==> flow/design.v <==
`timescale 1ns / 1ps
module magnitude_wrapper(
	input aclk,
	input aresetn,
	input s_i_data_valid,
	output reg s_o_data_ready,
	input [31:0] s_i_data,
	output reg m_o_data_valid,
	input m_i_data_ready,
	output reg [31:0] m_o_data
    );
	reg [31:0] o_data_temp;
	reg [15:0] data_real;
	reg [15:0] data_imag;
	reg start_calc;
	reg ack_calc;
	wire [15:0] in_real = s_i_data[15:0];
	wire [15:0] in_imag = s_i_data[31:16];
	always @ (posedge aclk)
		begin
			if (aresetn == 0) begin
				s_o_data_ready <= 1'b0;
				start_calc <= 1'b0;
			end
			if (ack_calc == 1'b1) begin
				start_calc <= 0;
			end
			if ( (s_i_data_valid == 1'b1) && (ack_calc == 0)) begin
				if (in_real[15] == 1'b1)
					data_real <= ~in_real + 16'd1;
				else
					data_real <= in_real;
				if (in_imag[15] == 1'b1)
					data_imag <= ~in_imag + 16'd1;
				else
					data_imag <= in_imag;
				s_o_data_ready <= 1;
				start_calc <= 1'b1;
			end
		end
	always @ (posedge aclk)
		begin
			if (aresetn == 0) begin
				ack_calc <= 0;
			end
			if (start_calc == 1'b1) begin
				ack_calc <= 1;
				o_data_temp <= data_real*data_real + data_imag*data_imag;
			end
			else begin
				ack_calc <= 0;
			end
		end
	always @ (posedge aclk)
		begin
			if (aresetn == 0) begin
				m_o_data_valid <= 1'b0;
			end
			if (m_i_data_ready == 1'b1) begin
				if (ack_calc == 0) begin
					m_o_data_valid <= 1'b0;
				end
				else begin
					m_o_data_valid <= 1'b1;
					m_o_data <= o_data_temp;
				end
			end
		end
endmodule
Step by step through the tools: magnitude_wrapper
What the tools print for magnitude_wrapper, step after step.
Line numbers count from 1 in the design file above.
Cell names lack the library's common part.
{"block": "inputs", "design": "magnitude_wrapper", "clock": "aclk", "cell_library": "sky130hd", "lib_corner": "tt_025C_1v80"}

Elaborated design
Counts by Yosys on the flattened word-level netlist (proc, flatten, opt, wreduce; memories kept). Register bits leave out memories and registers merged into their read ports (data or address). Print and check cells are left out. Cells with the same type and inputs are merged into one.
{"block": "bits", "output_inout_bits": 34, "word_cells": 29, "ff_bits": 100, "input_bits": 36}
{"block": "classes", "multipliers": 2, "mux": 7, "bitwise": 3, "reduce_and_logical": 2, "n_addsub": 3, "n_eq": 2}
{"block": "ops", "op": "16-bit by 16-bit multiplier with 32-bit output", "count": 2}
{"block": "ops", "op": "16-bit by 1-bit adder with 16-bit output with constant B", "count": 2}
{"block": "ops", "op": "16-bit NOT", "count": 2}
{"block": "ops", "op": "32-bit adder", "count": 1}
{"block": "ops", "op": "15-bit 2-to-1 mux", "count": 2}
{"block": "ops", "op": "1-bit 2-to-1 mux", "count": 5}
{"block": "ops", "op": "2-bit by 1-bit inequality test with 1-bit output with constant B", "count": 2}
{"block": "ops", "op": "2-bit AND reduction", "count": 1}
{"block": "ops", "op": "1-bit logical AND", "count": 1}
{"block": "ops", "op": "1-bit NOT", "count": 1}

Longest topological paths
Longest topological path by Yosys (ltp), each cell counted once; first at word level (registers and memories cut), then after technology mapping (sequential cells cut; the memories' decode and read muxes count).
{"block": "logic_depth", "ltp_word": 3, "abc_area": 0, "ltp_mapped": 27, "mapped_depth_nobuf": 24}

Mapped cells and area
Yosys stat after the flow's synthesis: flattened, memories mapped to cells. It holds for the ABC_AREA given above (unset counts as 0); a run with the other value may have another netlist.
The area totals of this step are shown rounded.
{"block": "synth_totals", "area_mm2": 0.019, "sequential_area_mm2": 0.003, "flip_flops": 100, "mapped_cells": 1791, "buffers": 47}
{"block": "types", "type": "fa_1", "count": 384, "area_total_um2": 7.69E+03}
{"block": "types", "type": "edfxtp_1", "count": 97, "area_total_um2": 2.91E+03}
{"block": "types", "type": "ha_1", "count": 195, "area_total_um2": 2439.84}
{"block": "types", "type": "inv_1", "count": 515, "area_total_um2": 1.93E+03}
{"block": "types", "type": "and2_1", "count": 127, "area_total_um2": 794.512}
{"block": "types", "type": "nand2_1", "count": 133, "area_total_um2": 499.229}
{"block": "types", "type": "xnor2_1", "count": 47, "area_total_um2": 411.645}
{"block": "types", "type": "clkbuf_1", "count": 45, "area_total_um2": 168.912}
{"block": "types", "type": "xor2_1", "count": 18, "area_total_um2": 157.651}
{"block": "types", "type": "a21o_1", "count": 18, "area_total_um2": 135.13}
{"block": "types", "type": "nor2_1", "count": 36, "area_total_um2": 135.13}
{"block": "types", "type": "o21ai_0", "count": 25, "area_total_um2": 125.12}
{"block": "types", "type": "a21oi_1", "count": 20, "area_total_um2": 100.096}
{"block": "types", "type": "nor2b_1", "count": 10, "area_total_um2": 62.56}
{"block": "types", "type": "dfxtp_1", "count": 3, "area_total_um2": 60.058}
{"block": "types", "type": "o31ai_1", "count": 8, "area_total_um2": 60.058}
{"block": "types", "type": "a211oi_1", "count": 7, "area_total_um2": 52.55}
{"block": "types", "type": "nor3_1", "count": 10, "area_total_um2": 50.048}
Other cell types: 41; their cells: 93.

Worst setup path after synthesis
Path of least setup slack by OpenSTA after synthesis, without wires, with an ideal clock, recovery checks aside; 20% of the period is set as input and as output delay. Where synthesis merged equal registers, the netlist keeps one of their names.
{"block": "synth_path", "kind": "register to register", "startpoint": "reg data_real[4]", "endpoint": "reg o_data_temp[30]", "stages": 22, "period_ns": 10.0, "setup_time_ns": 0.261, "path_slack_ns": 2.962, "delay_ns": 7.038, "t_first_pin_ns": 0.000, "arrival_ns": 6.777, "t_required_ns": 9.739, "path_buffers": 1, "period_less_setup_slack_ns": 7.038}
"delay_ns" is the arrival time less input delay plus setup time.
"stages" counts driving pins, that of a launching flip-flop among them; a cell with two outputs on the path counts twice.
"period_less_setup_slack_ns" is the clock period less the worst setup slack; recovery checks do not enter. This is arithmetic on one report: input and output delays are still those of the set period (20% each).
The rows between start and end are the longest chain of elaborated cells between them; the timing report does not say that the signal goes this way. Where chains are equally long, one stands for them.
Each line given opens the expression or statement behind the cell; cells for indexed reads and writes are added by Yosys, which also makes memories of some case tables.
{"block": "synth_via", "cell_sequence": "edfxtp_1 > clkbuf_1 > nand2_1 > fa_1 > inv_1 > fa_1 > inv_1 > fa_1 > fa_1 > inv_1 > fa_1 > fa_1 > fa_1 > fa_1 > ha_1 > and4_4 > and2_4 > nand3_4 > a2111o_1 > a21o_1 > and4_4 > a311o_1", "elab_chain_cells": 2, "cone_cells": 2, "cone_lines": 1, "classes_between": "1 x add/sub; 1 x mul"}
{"block": "synth_lines", "item": "from (decl)", "line": 13, "source": "reg [15:0] data_real;"}
{"block": "synth_lines", "item": "from (assign)", "line": 30, "source": "data_real <= ~in_real + 16'd1;"}
{"block": "synth_lines", "item": "from (assign)", "line": 32, "source": "data_real <= in_real;"}
{"block": "synth_lines", "item": "16-bit by 16-bit multiplier with 32-bit output", "line": 48, "source": "o_data_temp <= data_real*data_real + data_imag*data_imag;"}
{"block": "synth_lines", "item": "32-bit adder", "line": 48}
{"block": "synth_lines", "item": "to (assign)", "line": 48}
{"block": "synth_lines", "item": "to (decl)", "line": 12, "source": "reg [31:0] o_data_temp;"}

Worst path after layout
From the final timing report of entry B: the path of least setup slack in the routed layout; clock arrival at registers is part of the times.
{"block": "layout_path", "kind": "register to register", "startpoint": "reg data_real[4]", "endpoint": "reg o_data_temp[31]", "stages": 21, "t_required_ns": 10.15, "period_ns": 10.0, "setup_time_ns": 0.25, "path_slack_ns": 1.88, "t_first_pin_ns": 0.40, "path_buffers": 0, "arrival_ns": 8.27}
The rows between start and end are the longest chain of elaborated cells between them; the timing report does not say that the signal goes this way. Where chains are equally long, one stands for them.
{"block": "layout_via", "cell_sequence": "edfxtp_1 > nand2_1 > fa_1 > inv_1 > fa_1 > inv_1 > fa_1 > fa_1 > fa_1 > inv_1 > fa_1 > fa_1 > fa_1 > ha_1 > a21oi_1 > o21ai_0 > and3_1 > o41ai_1 > a31oi_1 > o21ai_0 > a211oi_1", "elab_chain_cells": 2, "cone_cells": 2, "cone_lines": 1, "classes_between": "1 x add/sub; 1 x mul"}
{"block": "layout_lines", "item": "from (decl)", "line": 13, "source": "reg [15:0] data_real;"}
{"block": "layout_lines", "item": "from (assign)", "line": 30, "source": "data_real <= ~in_real + 16'd1;"}
{"block": "layout_lines", "item": "from (assign)", "line": 32, "source": "data_real <= in_real;"}
{"block": "layout_lines", "item": "16-bit by 16-bit multiplier with 32-bit output", "line": 48, "source": "o_data_temp <= data_real*data_real + data_imag*data_imag;"}
{"block": "layout_lines", "item": "32-bit adder", "line": 48}
{"block": "layout_lines", "item": "to (assign)", "line": 48}
{"block": "layout_lines", "item": "to (decl)", "line": 12, "source": "reg [31:0] o_data_temp;"}

Below are 6 stored runs of the flow (Yosys, OpenROAD; platform sky130hd) on magnitude_wrapper, each with its settings and what was measured, unordered. Constraints: input delay and output delay 20% of the set period each, output load 0.01 pF.
"worstPathTime_ns" is the time allowed to the run's worst setup path (the clock period less input and output delay, where it has them) less its slack. Clock arrival times count: a late capture clock shortens it, a late launch clock lengthens it.
Values from the reports are rounded here.

{"run": "entry A", "settings": { "CAP_MARGIN": 35, "CELL_PAD_IN_SITES_DETAIL_PLACEMENT": 2, "CORE_MARGIN": 6, "CORE_UTILIZATION": 42, "CTS_CLUSTER_SIZE": 30, "GPL_ROUTABILITY_DRIVEN": 0, "GPL_TIMING_DRIVEN": 0, "MIN_ROUTING_LAYER": "met2", "SETUP_SLACK_MARGIN": -0.36, "TNS_END_PERCENT": 40, "period_ns": 6.66, "SLEW_MARGIN": 20 }, "outcome": "not finished: routing ended with error GRT-0232"}
{"run": "entry B", "settings": { "CORE_ASPECT_RATIO": 1.32, "CORE_MARGIN": 9, "CORE_UTILIZATION": 19, "CTS_CLUSTER_DIAMETER": 97, "GPL_ROUTABILITY_DRIVEN": 0, "GPL_TIMING_DRIVEN": 1, "MIN_ROUTING_LAYER": "met2", "period_ns": 10.0, "CAP_MARGIN": 20, "SLEW_MARGIN": 20 }, "results": { "worst_hold_slack_ns": 0.37, "post_route_stdcell_area_mm2": 0.021, "tns_ns": 0.000, "worstSetupSlack_ns": 1.9, "design.die.area_mm2": 0.11, "synth_area_mm2": 0.019, "worstPathTime_ns": 8.12, "worst_setup_path_type": "register to register", "finalUtil_pct": 22 }}
{"run": "entry C", "settings": { "CAP_MARGIN": 35, "CELL_PAD_IN_SITES_DETAIL_PLACEMENT": 1, "CORE_MARGIN": 5, "CORE_UTILIZATION": 42, "CTS_CLUSTER_SIZE": 30, "GPL_ROUTABILITY_DRIVEN": 0, "GPL_TIMING_DRIVEN": 0, "HOLD_SLACK_MARGIN": -0.03, "MIN_ROUTING_LAYER": "met2", "SETUP_SLACK_MARGIN": -0.36, "TNS_END_PERCENT": 40, "period_ns": 6.66, "SLEW_MARGIN": 20 }, "results": { "worst_hold_slack_ns": 0.42, "post_route_stdcell_area_mm2": 0.022, "tns_ns": -9.6, "worstSetupSlack_ns": -0.87, "design.die.area_mm2": 0.048, "synth_area_mm2": 0.019, "worstPathTime_ns": 7.53, "worst_setup_path_type": "register to register", "finalUtil_pct": 51 }}
{"run": "entry D", "settings": { "CAP_MARGIN": 30, "CORE_UTILIZATION": 22, "SETUP_SLACK_MARGIN": -0.36, "period_ns": 11.4, "CORE_MARGIN": 2, "SLEW_MARGIN": 20 }, "results": { "worst_hold_slack_ns": 0.42, "post_route_stdcell_area_mm2": 0.021, "tns_ns": 0.000, "worstSetupSlack_ns": 3.4, "design.die.area_mm2": 0.087, "synth_area_mm2": 0.019, "worstPathTime_ns": 8.02, "worst_setup_path_type": "register to register", "finalUtil_pct": 25 }}
{"run": "entry E", "settings": { "CORE_UTILIZATION": 40, "period_ns": 8.17, "CAP_MARGIN": 20, "CORE_MARGIN": 2, "SLEW_MARGIN": 20 }, "results": { "worst_hold_slack_ns": 0.41, "post_route_stdcell_area_mm2": 0.02, "tns_ns": 0.000, "worstSetupSlack_ns": 0.47, "design.die.area_mm2": 0.048, "synth_area_mm2": 0.019, "worstPathTime_ns": 7.70, "worst_setup_path_type": "register to register", "finalUtil_pct": 44 }}
{"run": "entry F", "settings": { "ABC_AREA": 1, "CORE_ASPECT_RATIO": 1.32, "CORE_MARGIN": 9, "CORE_UTILIZATION": 17, "CTS_CLUSTER_DIAMETER": 45, "CTS_CLUSTER_SIZE": 62, "GPL_ROUTABILITY_DRIVEN": 1, "GPL_TIMING_DRIVEN": 1, "MAX_ROUTING_LAYER": "met4", "MIN_ROUTING_LAYER": "met1", "TNS_END_PERCENT": 70, "period_ns": 11.2, "CAP_MARGIN": 20, "SLEW_MARGIN": 20 }, "results": { "worst_hold_slack_ns": 0.37, "post_route_stdcell_area_mm2": 0.022, "tns_ns": 0.000, "worstSetupSlack_ns": 4.2, "design.die.area_mm2": 0.13, "synth_area_mm2": 0.02, "worstPathTime_ns": 7.02, "worst_setup_path_type": "register to register", "finalUtil_pct": 20 }}
